==> flow/design.v <==
module half_adder(a, b, sum, carry);
	input a, b;
	output sum, carry;
	assign sum = a^b;
	assign carry = a&b;
endmodule
module add4b(a,b,sum);
	input [3:0] a,b;
	output [3:0] sum;
	wire [3:0] sum;
	assign sum = a + b;
endmodule
module add6b(a, b, sum);
	input [5:0] a,b;
	output [5:0] sum;
	wire [5:0] sum;
	assign sum = a + b;
endmodule
module add8b(a,b,sum);
	input [7:0] a,b;
	output [7:0] sum;
	wire [7:0] sum;
	assign sum = a + b;
endmodule
module add12b(a,b,sum);
	input [11:0] a,b;
	output [11:0] sum;
	wire [11:0] sum;
	assign sum = a + b;
endmodule
module add16b(a,b,sum);
	input [15:0] a,b;
	output [15:0] sum;
	wire [15:0] sum;
	assign sum = a + b;
endmodule
module add24b(a,b,sum);
	input [23:0] a,b;
	output [23:0] sum;
	wire [23:0] sum;
	assign sum = a + b;
endmodule
module add32b(a,b,sum);
	input [31:0] a,b;
	output [31:0] sum;
	wire [31:0] sum;
	assign sum = a + b;
endmodule
module add48b (
    input [47:0] a,
    input [47:0] b,
    output [47:0] sum
);
    assign sum = a + b;
endmodule
module vedic_multiplier_2x2(a, b, result_2x2);
	input[1:0] a, b;
	output[3:0] result_2x2;
	wire[3:0] temp;
	assign result_2x2[0] = a[0] & b[0];
	assign temp[0] = a[0] & b[1];
	assign temp[1] = a[1] & b[0];
	assign temp[2] = a[1] & b[1];
	half_adder h1(temp[0], temp[1], result_2x2[1], temp[3]);
	half_adder h2(temp[2], temp[3], result_2x2[2], result_2x2[3]);
endmodule
module vedic_multiplier_4x4(a, b, result_4x4);
	input[3:0] a, b;
	output[7:0] result_4x4;
	wire[3:0] q0, q1, q2, q3, w0, w1;
	wire[5:0] w2, w3, w4, w5, w6;
	vedic_multiplier_2x2 v2_0(a[1:0], b[1:0], q0[3:0]);
	vedic_multiplier_2x2 v2_1(a[1:0], b[3:2], q1[3:0]);
	vedic_multiplier_2x2 v2_2(a[3:2], b[1:0], q2[3:0]);
	vedic_multiplier_2x2 v2_3(a[3:2], b[3:2], q3[3:0]);
	assign w0[3:0] = {2'b0, q0[3:2]};
	add4b a4_0(w0[3:0], q1[3:0], w1[3:0]);
	assign w2 = {2'b0, q2[3:0]};
	assign w3 = {q3[3:0], 2'b0};
	add6b a6_0(w2, w3, w4);
	assign w5 = {2'b0, w1[3:0]};
	add6b a6_1(w4, w5, w6);
	assign result_4x4[7:2] = w6[5:0];
	assign result_4x4[1:0] = q0[1:0];
endmodule
module vedic_multiplier_8x8(a, b, result_8x8);
	input[7:0] a, b;
	output[15:0] result_8x8;
	wire[15:0] q0, q1, q2, q3;
	wire[7:0] w0, w1;
	wire[11:0] w2, w3, w4, w5, w6;
	vedic_multiplier_4x4 v4_0(a[3:0], b[3:0], q0[15:0]);
	vedic_multiplier_4x4 v4_1(a[3:0], b[7:4], q1[15:0]);
	vedic_multiplier_4x4 v4_2(a[7:4], b[3:0], q2[15:0]);
	vedic_multiplier_4x4 v4_3(a[7:4], b[7:4], q3[15:0]);
   assign w0[7:0] = {4'b0, q0[7:4]};
	add8b a8_0(w0, q1, w1);
	assign w2 = {4'b0, q2[7:0]};
	assign w3 = {q3[7:0], 4'b0};
	add12b a12_0(w2, w3, w4);
	assign w5 = {4'b0, w1[7:0]};
	add12b a12_1(w4, w5, w6);
	assign result_8x8[15:4] = w6[11:0];
	assign result_8x8[3:0] = q0[3:0];
endmodule
module vedic_multiplier_16x16(a, b, result_16x16);
	input[15:0] a, b;
	output[31:0] result_16x16;
	wire[15:0] q0, q1, q2, q3;
	wire[15:0] w0, w1;
	wire[23:0] w2, w3, w4, w5, w6;
	vedic_multiplier_8x8 v8_0(a[7:0], b[7:0], q0[15:0]);
	vedic_multiplier_8x8 v8_1(a[7:0], b[15:8], q1[15:0]);
	vedic_multiplier_8x8 v8_2(a[15:8], b[7:0], q2[15:0]);
	vedic_multiplier_8x8 v8_3(a[15:8], b[15:8], q3[15:0]);
   assign w0[15:0] = {8'b0, q0[15:8]};
	add16b a16_0(w0, q1, w1);
	assign w2 = {8'b0, q2[15:0]};
	assign w3 = {q3[15:0], 8'b0};
	add24b a24_0(w2, w3, w4);
	assign w5 = {8'b0, w1[15:0]};
	add24b a24_1(w4, w5, w6);
	assign result_16x16[31:8] = w6[23:0];
	assign result_16x16[7:0] = q0[7:0];
endmodule
module vedic_multiplier_32x32_pipelined(
    input clk,
    input [31:0] a, b,
    output reg [63:0] result_32x32
);
    wire [31:0] q0, q1, q2, q3;
    reg [31:0] q0_reg, q1_reg, q2_reg, q3_reg;
    reg [31:0] w1_reg;
    reg [47:0] w2, w3, w4_reg, w5_reg, w6_reg;
    reg [15:0] lo_d1, lo_d2, lo_d3;
    vedic_multiplier_16x16 v16_0(.a(a[15:0]), .b(b[15:0]), .result_16x16(q0));
    vedic_multiplier_16x16 v16_1(.a(a[15:0]), .b(b[31:16]), .result_16x16(q1));
    vedic_multiplier_16x16 v16_2(.a(a[31:16]), .b(b[15:0]), .result_16x16(q2));
    vedic_multiplier_16x16 v16_3(.a(a[31:16]), .b(b[31:16]), .result_16x16(q3));
    always @(posedge clk) begin
        q0_reg <= q0;
        q1_reg <= q1;
        q2_reg <= q2;
        q3_reg <= q3;
    end
    always @(posedge clk) begin
        w1_reg <= {16'b0, q0_reg[31:16]} + q1_reg;
    end
    always @(posedge clk) begin
        w2 <= {16'b0, q2_reg};
        w3 <= {q3_reg, 16'b0};
        w4_reg <= w2 + w3;
    end
    always @(posedge clk) begin
        w5_reg <= {16'b0, w1_reg};
        w6_reg <= w4_reg + w5_reg;
    end
    always @(posedge clk) begin
        lo_d1 <= q0_reg[15:0];
        lo_d2 <= lo_d1;
        lo_d3 <= lo_d2;
    end
	 always @(posedge clk) begin
	     result_32x32[63:16] <= w6_reg;
        result_32x32[15:0] <= lo_d3;
	 end 
endmodule
Tool chain data of vedic_multiplier_32x32_pipelined. Each step is given for the RTL above and for the edited RTL. Lines under "before" count in the file above, lines under "after" in the edited file. "difference": "after" minus "before" as printed here. "rel. change": 100 x difference / "before". Operators carry their Yosys type and port widths (W data, S select, Z words). Not given: n/a

Top: vedic_multiplier_32x32_pipelined. Clock: clk. Cell library: sky130hd. Corner: tt_025C_1v80.

Edit of the RTL. The edit as a unified diff against the file above. This change comes from a script, not from a designer. The edited design behaves differently; no optimisation was intended.

```diff
@@ -150,5 +150,5 @@
         w2 <= {16'b0, q2_reg};
         w3 <= {q3_reg, 16'b0};
-        w4_reg <= w2 + w3;
+        w4_reg <= w2 ^ w3;
     end
     always @(posedge clk) begin
```

Word-level counts. Source: Yosys, flattened and elaborated, memories not mapped. Widths are those after wreduce; folded enables and synchronous resets count as part of the registers. Registers that Yosys merges into a memory's read port (data or address) are not register bits. Print and check cells do not count. Equal cells are merged and count once.

Word-level totals: flip-flop bits (word level) (before 464, after 464, difference 0, rel. change 0.00%); output and inout bits (before 64, after 64, difference 0, rel. change 0.00%); cells after elaboration (before 2317, after 2317, difference 0, rel. change 0.00%).

Cells by class: $add $sub $neg (before 255, after 254, difference -1, rel. change -0.39%); bitwise logic cells (before 2048, after 2049, difference +1, rel. change +0.05%).

Operators with widths: $add A32 B48 Y48 (before 1, after 0, difference -1, rel. change -100.00%); $xor A32 B48 Y48 (before 0, after 1, difference +1); $and A1 B1 Y1 (before 1536, after 1536, difference 0, rel. change 0.00%); $xor A1 B1 Y1 (before 512, after 512, difference 0, rel. change 0.00%); $add A2 B4 Y4 (before 64, after 64, difference 0, rel. change 0.00%); $add A4 B6 Y6 (before 64, after 64, difference 0, rel. change 0.00%); $add A6 B4 Y6 (before 64, after 64, difference 0, rel. change 0.00%); $add A12 B8 Y12 (before 16, after 16, difference 0, rel. change 0.00%); $add A4 B8 Y8 (before 16, after 16, difference 0, rel. change 0.00%); $add A8 B12 Y12 (before 16, after 16, difference 0, rel. change 0.00%); $add A16 B24 Y24 (before 4, after 4, difference 0, rel. change 0.00%); $add A24 B16 Y24 (before 4, after 4, difference 0, rel. change 0.00%); $add A8 B16 Y16 (before 4, after 4, difference 0, rel. change 0.00%); $add A16 B32 Y32 (before 1, after 1, difference 0, rel. change 0.00%); $add A48 B32 Y48 (before 1, after 1, difference 0, rel. change 0.00%).

Logic depth. Longest topological path by Yosys (ltp), each cell counted once; first at word level (registers and memories cut), then after technology mapping (sequential cells cut; the memories' decode and read muxes count).

Depth: depth in word-level cells (before 9, after 9, difference 0, rel. change 0.00%); ABC_AREA (before 0, after 0); mapped depth (before 47, after 48, difference +1, rel. change +2.13%); gate-level depth less buffers (before 46, after 47, difference +1, rel. change +2.17%).

Mapped cells and area. The flow's flattened synthesis, as Yosys stat reports it; memories are mapped. The netlist is that of the ABC_AREA named above (0 if unset); the other value can give another one.

Synthesis totals: mapped cells (before 6801, after 6675, difference -126, rel. change -1.85%); chip area (Yosys) (µm²) (before 62214.7, after 61310.1, difference -904.6, rel. change -1.45%); flip-flop cells (before 464, after 464, difference 0, rel. change 0.00%).

Cells by type: sky130_fd_sc_hd__inv_1 (before 787, after 828, difference +41, rel. change +5.21%); sky130_fd_sc_hd__o21ai_1 (before 0, after 39, difference +39); sky130_fd_sc_hd__nand2_1 (before 247, after 213, difference -34, rel. change -13.77%); sky130_fd_sc_hd__o21ai_0 (before 103, after 73, difference -30, rel. change -29.13%); sky130_fd_sc_hd__xor2_1 (before 196, after 219, difference +23, rel. change +11.73%); sky130_fd_sc_hd__o21a_1 (before 51, after 29, difference -22, rel. change -43.14%); sky130_fd_sc_hd__a211oi_1 (before 29, after 8, difference -21, rel. change -72.41%); sky130_fd_sc_hd__xnor2_1 (before 561, after 542, difference -19, rel. change -3.39%); sky130_fd_sc_hd__o211ai_1 (before 25, after 7, difference -18, rel. change -72.00%); sky130_fd_sc_hd__ha_1 (before 1472, after 1456, difference -16, rel. change -1.09%); sky130_fd_sc_hd__nor2_1 (before 176, after 161, difference -15, rel. change -8.52%); sky130_fd_sc_hd__nand2b_1 (before 31, after 18, difference -13, rel. change -41.94%); sky130_fd_sc_hd__o21bai_1 (before 37, after 48, difference +11, rel. change +29.73%); sky130_fd_sc_hd__and2_1 (before 971, after 961, difference -10, rel. change -1.03%); sky130_fd_sc_hd__or3_1 (before 15, after 6, difference -9, rel. change -60.00%); sky130_fd_sc_hd__o31a_1 (before 14, after 5, difference -9, rel. change -64.29%); sky130_fd_sc_hd__nand3_1 (before 59, after 52, difference -7, rel. change -11.86%); sky130_fd_sc_hd__a21boi_0 (before 11, after 4, difference -7, rel. change -63.64%).

The list need not be complete. By module: a second synthesis without flattening, with its own total; a netlist apart from the flattened one above.

Unflattened totals: cell total of the unflattened synthesis (before 9971, after 9884, difference -87, rel. change -0.87%); area (unflattened synthesis) (µm²) (before 91410.2, after 90769.6, difference -640.6, rel. change -0.70%).

Rows give one instance, submodules left out.

Modules, before: add6b (instances 128, cells 19, area 186.4 µm²); add12b (instances 32, cells 59, area 503.0 µm²); vedic_multiplier_32x32_pipelined (instances 1, cells 1019, area 13270.2 µm²); add24b (instances 8, cells 167, area 1241.2 µm²); add4b (instances 64, cells 9, area 100.1 µm²); half_adder (instances 512, cells 1, area 12.5 µm²); vedic_multiplier_2x2 (instances 256, cells 4, area 25.0 µm²); add8b (instances 16, cells 42, area 331.6 µm²); add16b (instances 4, cells 107, area 853.3 µm²); vedic_multiplier_4x4 (instances 64, cells 1, area 3.8 µm²); vedic_multiplier_8x8 (instances 16, cells 1, area 3.8 µm²); vedic_multiplier_16x16 (instances 4, cells 1, area 3.8 µm²).

Modules, after: add6b (instances 128, cells 19, area 186.4 µm²); add12b (instances 32, cells 59, area 503.0 µm²); vedic_multiplier_32x32_pipelined (instances 1, cells 932, area 12629.6 µm²); add24b (instances 8, cells 167, area 1241.2 µm²); add4b (instances 64, cells 9, area 100.1 µm²); half_adder (instances 512, cells 1, area 12.5 µm²); vedic_multiplier_2x2 (instances 256, cells 4, area 25.0 µm²); add8b (instances 16, cells 42, area 331.6 µm²); add16b (instances 4, cells 107, area 853.3 µm²); vedic_multiplier_4x4 (instances 64, cells 1, area 3.8 µm²); vedic_multiplier_8x8 (instances 16, cells 1, area 3.8 µm²); vedic_multiplier_16x16 (instances 4, cells 1, area 3.8 µm²).

Timing after synthesis. Path of least setup slack by OpenSTA after synthesis, without wires, with an ideal clock, recovery checks aside; 20% of the period is set as input and as output delay. Where synthesis merged equal registers, the netlist keeps one of their names.

Timing path after synthesis: path kind (before input to register, after input to register); start point (before in a[0], after in a[16]); end point (before reg q1_reg[29], after reg q3_reg[31]); period (ps) (before 11500, after 11500, difference 0, rel. change 0.00%); external input delay (ps) (before 2300, after 2300, difference 0, rel. change 0.00%); arrival time (ps) (before 11183, after 11297, difference +114, rel. change +1.02%); path slack (ps) (before 189, after 82, difference -107); path delay (ps) (before 9011, after 9119, difference +108, rel. change +1.20%); driving pins on the path (before 43, after 46, difference +3, rel. change +6.98%); buffers on the path (before 1, after 1, difference 0, rel. change 0.00%); period reached after synthesis (ps) (before 11311, after 11418, difference +107, rel. change +0.95%).

"path delay" is the arrival time less input delay plus setup time. "driving pins on the path": output pins that drive a net of the path, with the launching flip-flop's if there is one; two outputs of one cell count as two. "period reached after synthesis" is the clock period less the worst setup slack; recovery checks do not enter. This is arithmetic on one report: input and output delays are still those of the set period (20% each). The rows between start and end are the longest chain of elaborated cells between them; the timing report does not say that the signal goes this way. Where chains are equally long, one stands for them. Each line given opens the expression or statement behind the cell; cells for indexed reads and writes are added by Yosys, which also makes memories of some case tables.

On the way, after synthesis, before:
Cells stage by stage: sky130_fd_sc_hd__clkbuf_1 sky130_fd_sc_hd__and2_1 sky130_fd_sc_hd__ha_1 sky130_fd_sc_hd__ha_1 sky130_fd_sc_hd__ha_1 sky130_fd_sc_hd__fa_1 sky130_fd_sc_hd__xnor2_1 sky130_fd_sc_hd__fa_1 sky130_fd_sc_hd__fa_1 sky130_fd_sc_hd__inv_1 sky130_fd_sc_hd__ha_1 sky130_fd_sc_hd__fa_1 sky130_fd_sc_hd__a21oi_1 sky130_fd_sc_hd__nor2_1 sky130_fd_sc_hd__nor2_1 sky130_fd_sc_hd__xor2_1 sky130_fd_sc_hd__fa_1 sky130_fd_sc_hd__ha_1 [... 7 more ...] sky130_fd_sc_hd__ha_1 sky130_fd_sc_hd__nand3_1 sky130_fd_sc_hd__o211ai_1 sky130_fd_sc_hd__o41ai_1 sky130_fd_sc_hd__nand2b_1 sky130_fd_sc_hd__a21boi_0 sky130_fd_sc_hd__nand3_1 sky130_fd_sc_hd__xor2_1 sky130_fd_sc_hd__fa_1 sky130_fd_sc_hd__inv_1 sky130_fd_sc_hd__ha_1 sky130_fd_sc_hd__or2_2 sky130_fd_sc_hd__a21oi_1 sky130_fd_sc_hd__a311oi_1 sky130_fd_sc_hd__o21a_1 sky130_fd_sc_hd__o21ai_0 sky130_fd_sc_hd__nor3b_1 sky130_fd_sc_hd__xor2_1. The entry for cells in the longest elaborated chain reads 9.

RTL lines, path after synthesis, before: start: declaration (line 128) `input [31:0] a, b,`; $and A1 B1 Y1 (line 61) `assign temp[0] = a[0] & b[1];`; $and A1 B1 Y1 (line 5) `assign carry = a&b;`; $xor A1 B1 Y1 (line 4) `assign sum = a^b;`; $add A2 B4 Y4 (line 11) `assign sum = a + b;`; $add A6 B4 Y6 (line 17) `assign sum = a + b;`; $add A4 B8 Y8 (line 23) `assign sum = a + b;`; $add A12 B8 Y12 (line 29) `assign sum = a + b;`; $add A8 B16 Y16 (line 35) `assign sum = a + b;`; $add A24 B16 Y24 (line 41) `assign sum = a + b;`; end: assignment (line 142) `q1_reg <= q1;`; end: declaration (line 132) `reg [31:0] q0_reg, q1_reg, q2_reg, q3_reg;`.

On the way, after synthesis, after:
Cells stage by stage: sky130_fd_sc_hd__clkbuf_1 sky130_fd_sc_hd__and2_1 sky130_fd_sc_hd__ha_1 sky130_fd_sc_hd__ha_1 sky130_fd_sc_hd__ha_1 sky130_fd_sc_hd__fa_1 sky130_fd_sc_hd__xnor2_1 sky130_fd_sc_hd__fa_1 sky130_fd_sc_hd__inv_1 sky130_fd_sc_hd__ha_1 sky130_fd_sc_hd__a21o_1 sky130_fd_sc_hd__a21oi_1 sky130_fd_sc_hd__xnor2_1 sky130_fd_sc_hd__ha_1 sky130_fd_sc_hd__nor2b_1 sky130_fd_sc_hd__o21ai_0 sky130_fd_sc_hd__nand2b_1 sky130_fd_sc_hd__xnor2_1 [... 10 more ...] sky130_fd_sc_hd__xnor2_1 sky130_fd_sc_hd__ha_1 sky130_fd_sc_hd__or3_1 sky130_fd_sc_hd__o21ai_0 sky130_fd_sc_hd__nor4b_2 sky130_fd_sc_hd__nor3b_1 sky130_fd_sc_hd__a211o_1 sky130_fd_sc_hd__a21oi_1 sky130_fd_sc_hd__xor2_1 sky130_fd_sc_hd__fa_1 sky130_fd_sc_hd__inv_1 sky130_fd_sc_hd__ha_1 sky130_fd_sc_hd__and3_1 sky130_fd_sc_hd__a221oi_2 sky130_fd_sc_hd__o21ai_1 sky130_fd_sc_hd__o311a_1 sky130_fd_sc_hd__nor4b_2 sky130_fd_sc_hd__xnor2_1. The entry for cells in the longest elaborated chain reads 9.

RTL lines, path after synthesis, after: start: declaration (line 128) `input [31:0] a, b,`; $and A1 B1 Y1 (line 61) `assign temp[0] = a[0] & b[1];`; $and A1 B1 Y1 (line 5) `assign carry = a&b;`; $xor A1 B1 Y1 (line 4) `assign sum = a^b;`; $add A2 B4 Y4 (line 11) `assign sum = a + b;`; $add A6 B4 Y6 (line 17) `assign sum = a + b;`; $add A4 B8 Y8 (line 23) `assign sum = a + b;`; $add A12 B8 Y12 (line 29) `assign sum = a + b;`; $add A8 B16 Y16 (line 35) `assign sum = a + b;`; $add A24 B16 Y24 (line 41) `assign sum = a + b;`; end: assignment (line 144) `q3_reg <= q3;`; end: declaration (line 132) `reg [31:0] q0_reg, q1_reg, q2_reg, q3_reg;`.

Timing after layout. From the final timing report of each run of pair A: the path of least setup slack in the routed layout; clock arrival at registers is part of the times. The report prints the path's times to 10 ps; the period is as set.

Timing path after layout: path kind (before input to register, after input to register); start point (before in a[1], after in a[17]); end point (before reg q1_reg[29], after reg q3_reg[31]); period (ps) (before 11500, after 11500, difference 0, rel. change 0.00%); external input delay (ps) (before 2300, after 2300, difference 0, rel. change 0.00%); arrival time (ps) (before 11690, after 11650, difference -40, rel. change -0.34%); path slack (ps) (before 400, after 370, difference -30); driving pins on the path (before 46, after 48, difference +2, rel. change +4.35%); buffers on the path (before 4, after 2, difference -2, rel. change -50.00%).

The rows between start and end are the longest chain of elaborated cells between them; the timing report does not say that the signal goes this way. Where chains are equally long, one stands for them.

On the way, after layout, before:
Cells stage by stage: sky130_fd_sc_hd__clkdlybuf4s50_1 sky130_fd_sc_hd__buf_6 sky130_fd_sc_hd__and2_1 sky130_fd_sc_hd__ha_1 sky130_fd_sc_hd__ha_1 sky130_fd_sc_hd__ha_2 sky130_fd_sc_hd__fa_2 sky130_fd_sc_hd__xnor2_2 sky130_fd_sc_hd__fa_2 sky130_fd_sc_hd__inv_1 sky130_fd_sc_hd__ha_1 sky130_fd_sc_hd__a21o_1 sky130_fd_sc_hd__a21oi_2 sky130_fd_sc_hd__xnor2_1 sky130_fd_sc_hd__ha_1 sky130_fd_sc_hd__a21oi_2 sky130_fd_sc_hd__nor2_1 sky130_fd_sc_hd__nor2_2 [... 10 more ...] sky130_fd_sc_hd__nand3_1 sky130_fd_sc_hd__o211ai_1 sky130_fd_sc_hd__o41ai_2 sky130_fd_sc_hd__nand2b_1 sky130_fd_sc_hd__a21boi_1 sky130_fd_sc_hd__buf_4 sky130_fd_sc_hd__xnor2_1 sky130_fd_sc_hd__fa_1 sky130_fd_sc_hd__inv_1 sky130_fd_sc_hd__ha_4 sky130_fd_sc_hd__o21a_1 sky130_fd_sc_hd__o21a_1 sky130_fd_sc_hd__o2111ai_2 sky130_fd_sc_hd__a311oi_2 sky130_fd_sc_hd__o21a_1 sky130_fd_sc_hd__o21ai_2 sky130_fd_sc_hd__nor3b_2 sky130_fd_sc_hd__xor2_1. The entry for cells in the longest elaborated chain reads 9.

RTL lines, path after layout, before: start: declaration (line 128) `input [31:0] a, b,`; $and A1 B1 Y1 (line 62) `assign temp[1] = a[1] & b[0];`; $and A1 B1 Y1 (line 5) `assign carry = a&b;`; $xor A1 B1 Y1 (line 4) `assign sum = a^b;`; $add A2 B4 Y4 (line 11) `assign sum = a + b;`; $add A6 B4 Y6 (line 17) `assign sum = a + b;`; $add A4 B8 Y8 (line 23) `assign sum = a + b;`; $add A12 B8 Y12 (line 29) `assign sum = a + b;`; $add A8 B16 Y16 (line 35) `assign sum = a + b;`; $add A24 B16 Y24 (line 41) `assign sum = a + b;`; end: assignment (line 142) `q1_reg <= q1;`; end: declaration (line 132) `reg [31:0] q0_reg, q1_reg, q2_reg, q3_reg;`.

On the way, after layout, after:
Cells stage by stage: sky130_fd_sc_hd__clkdlybuf4s50_1 sky130_fd_sc_hd__buf_6 sky130_fd_sc_hd__and2_4 sky130_fd_sc_hd__ha_2 sky130_fd_sc_hd__ha_4 sky130_fd_sc_hd__ha_4 sky130_fd_sc_hd__fa_2 sky130_fd_sc_hd__xnor2_2 sky130_fd_sc_hd__fa_1 sky130_fd_sc_hd__inv_1 sky130_fd_sc_hd__ha_1 sky130_fd_sc_hd__a21o_1 sky130_fd_sc_hd__a21oi_2 sky130_fd_sc_hd__xnor2_1 sky130_fd_sc_hd__ha_1 sky130_fd_sc_hd__nor2b_1 sky130_fd_sc_hd__o21ai_1 sky130_fd_sc_hd__nand2b_1 [... 12 more ...] sky130_fd_sc_hd__ha_1 sky130_fd_sc_hd__o21a_1 sky130_fd_sc_hd__a21oi_2 sky130_fd_sc_hd__o21bai_1 sky130_fd_sc_hd__a21o_1 sky130_fd_sc_hd__nand2_2 sky130_fd_sc_hd__xnor2_2 sky130_fd_sc_hd__fa_1 sky130_fd_sc_hd__inv_1 sky130_fd_sc_hd__ha_4 sky130_fd_sc_hd__a21o_1 sky130_fd_sc_hd__a21o_1 sky130_fd_sc_hd__a21o_1 sky130_fd_sc_hd__a221oi_2 sky130_fd_sc_hd__o21ai_1 sky130_fd_sc_hd__o311a_1 sky130_fd_sc_hd__nor4b_4 sky130_fd_sc_hd__xnor2_1. The entry for cells in the longest elaborated chain reads 9.

RTL lines, path after layout, after: start: declaration (line 128) `input [31:0] a, b,`; $and A1 B1 Y1 (line 62) `assign temp[1] = a[1] & b[0];`; $and A1 B1 Y1 (line 5) `assign carry = a&b;`; $xor A1 B1 Y1 (line 4) `assign sum = a^b;`; $add A2 B4 Y4 (line 11) `assign sum = a + b;`; $add A6 B4 Y6 (line 17) `assign sum = a + b;`; $add A4 B8 Y8 (line 23) `assign sum = a + b;`; $add A12 B8 Y12 (line 29) `assign sum = a + b;`; $add A8 B16 Y16 (line 35) `assign sum = a + b;`; $add A24 B16 Y24 (line 41) `assign sum = a + b;`; end: assignment (line 144) `q3_reg <= q3;`; end: declaration (line 132) `reg [31:0] q0_reg, q1_reg, q2_reg, q3_reg;`.

Layout results. Runs of the flow (Yosys, OpenROAD) on both versions; the two runs of a pair have the same settings. The constraints put input and output delay at 20% of the set period each and load the outputs with 0.01 pF.

Flow settings, pair A:
The figure for CORE_UTILIZATION is 40. For period_ns the number is 11.5. The figure for CAP_MARGIN is 20. Under CORE_MARGIN stands 2. SLEW_MARGIN: 20.

Results, pair A: synthesized cell area (µm²) (before 62214.7, after 61310.1, difference -904.6, rel. change -1.45%); die size (µm²) (before 158707.0, after 156424.0, difference -2283.0, rel. change -1.44%); standard-cell area after layout (µm²) (before 71074.4, after 70273.6, difference -800.8, rel. change -1.13%); lowest setup slack (ps) (before 400, after 370, difference -30); summed negative setup slack (ps) (before 0, after 0, difference 0); final worst hold slack (ps) (before 306, after 314, difference +8); achieved period (ps) (before 11100, after 11130, difference +30, rel. change +0.27%).

Flow settings, pair B:
Under CELL_PAD_IN_SITES_DETAIL_PLACEMENT stands 0. Under CORE_MARGIN stands 2. The figure for CORE_UTILIZATION is 60. The entry for GPL_ROUTABILITY_DRIVEN reads 1. HOLD_SLACK_MARGIN: -0.08. For PLACE_DENSITY_LB_ADDON the number is 0.29. For period_ns the number is 10.2. The figure for CAP_MARGIN is 20. SLEW_MARGIN: 20.

Results, pair B: synthesized cell area (µm²) (before 62214.7, after 61310.1, difference -904.6, rel. change -1.45%); die size (µm²) (before 106283.0, after 104756.0, difference -1527.0, rel. change -1.44%); standard-cell area after layout (µm²) (before 74052.3, after 73229.0, difference -823.3, rel. change -1.11%); lowest setup slack (ps) (before -225, after -380, difference -155); summed negative setup slack (ps) (before -635, after -5070, difference -4435); final worst hold slack (ps) (before 321, after 290, difference -31); achieved period (ps) (before 10425, after 10580, difference +155, rel. change +1.49%).

"achieved period": clock period set for the run, less the worst setup slack. It is reckoned from that one timing run; input and output delays stay at 20% of the period that was set.
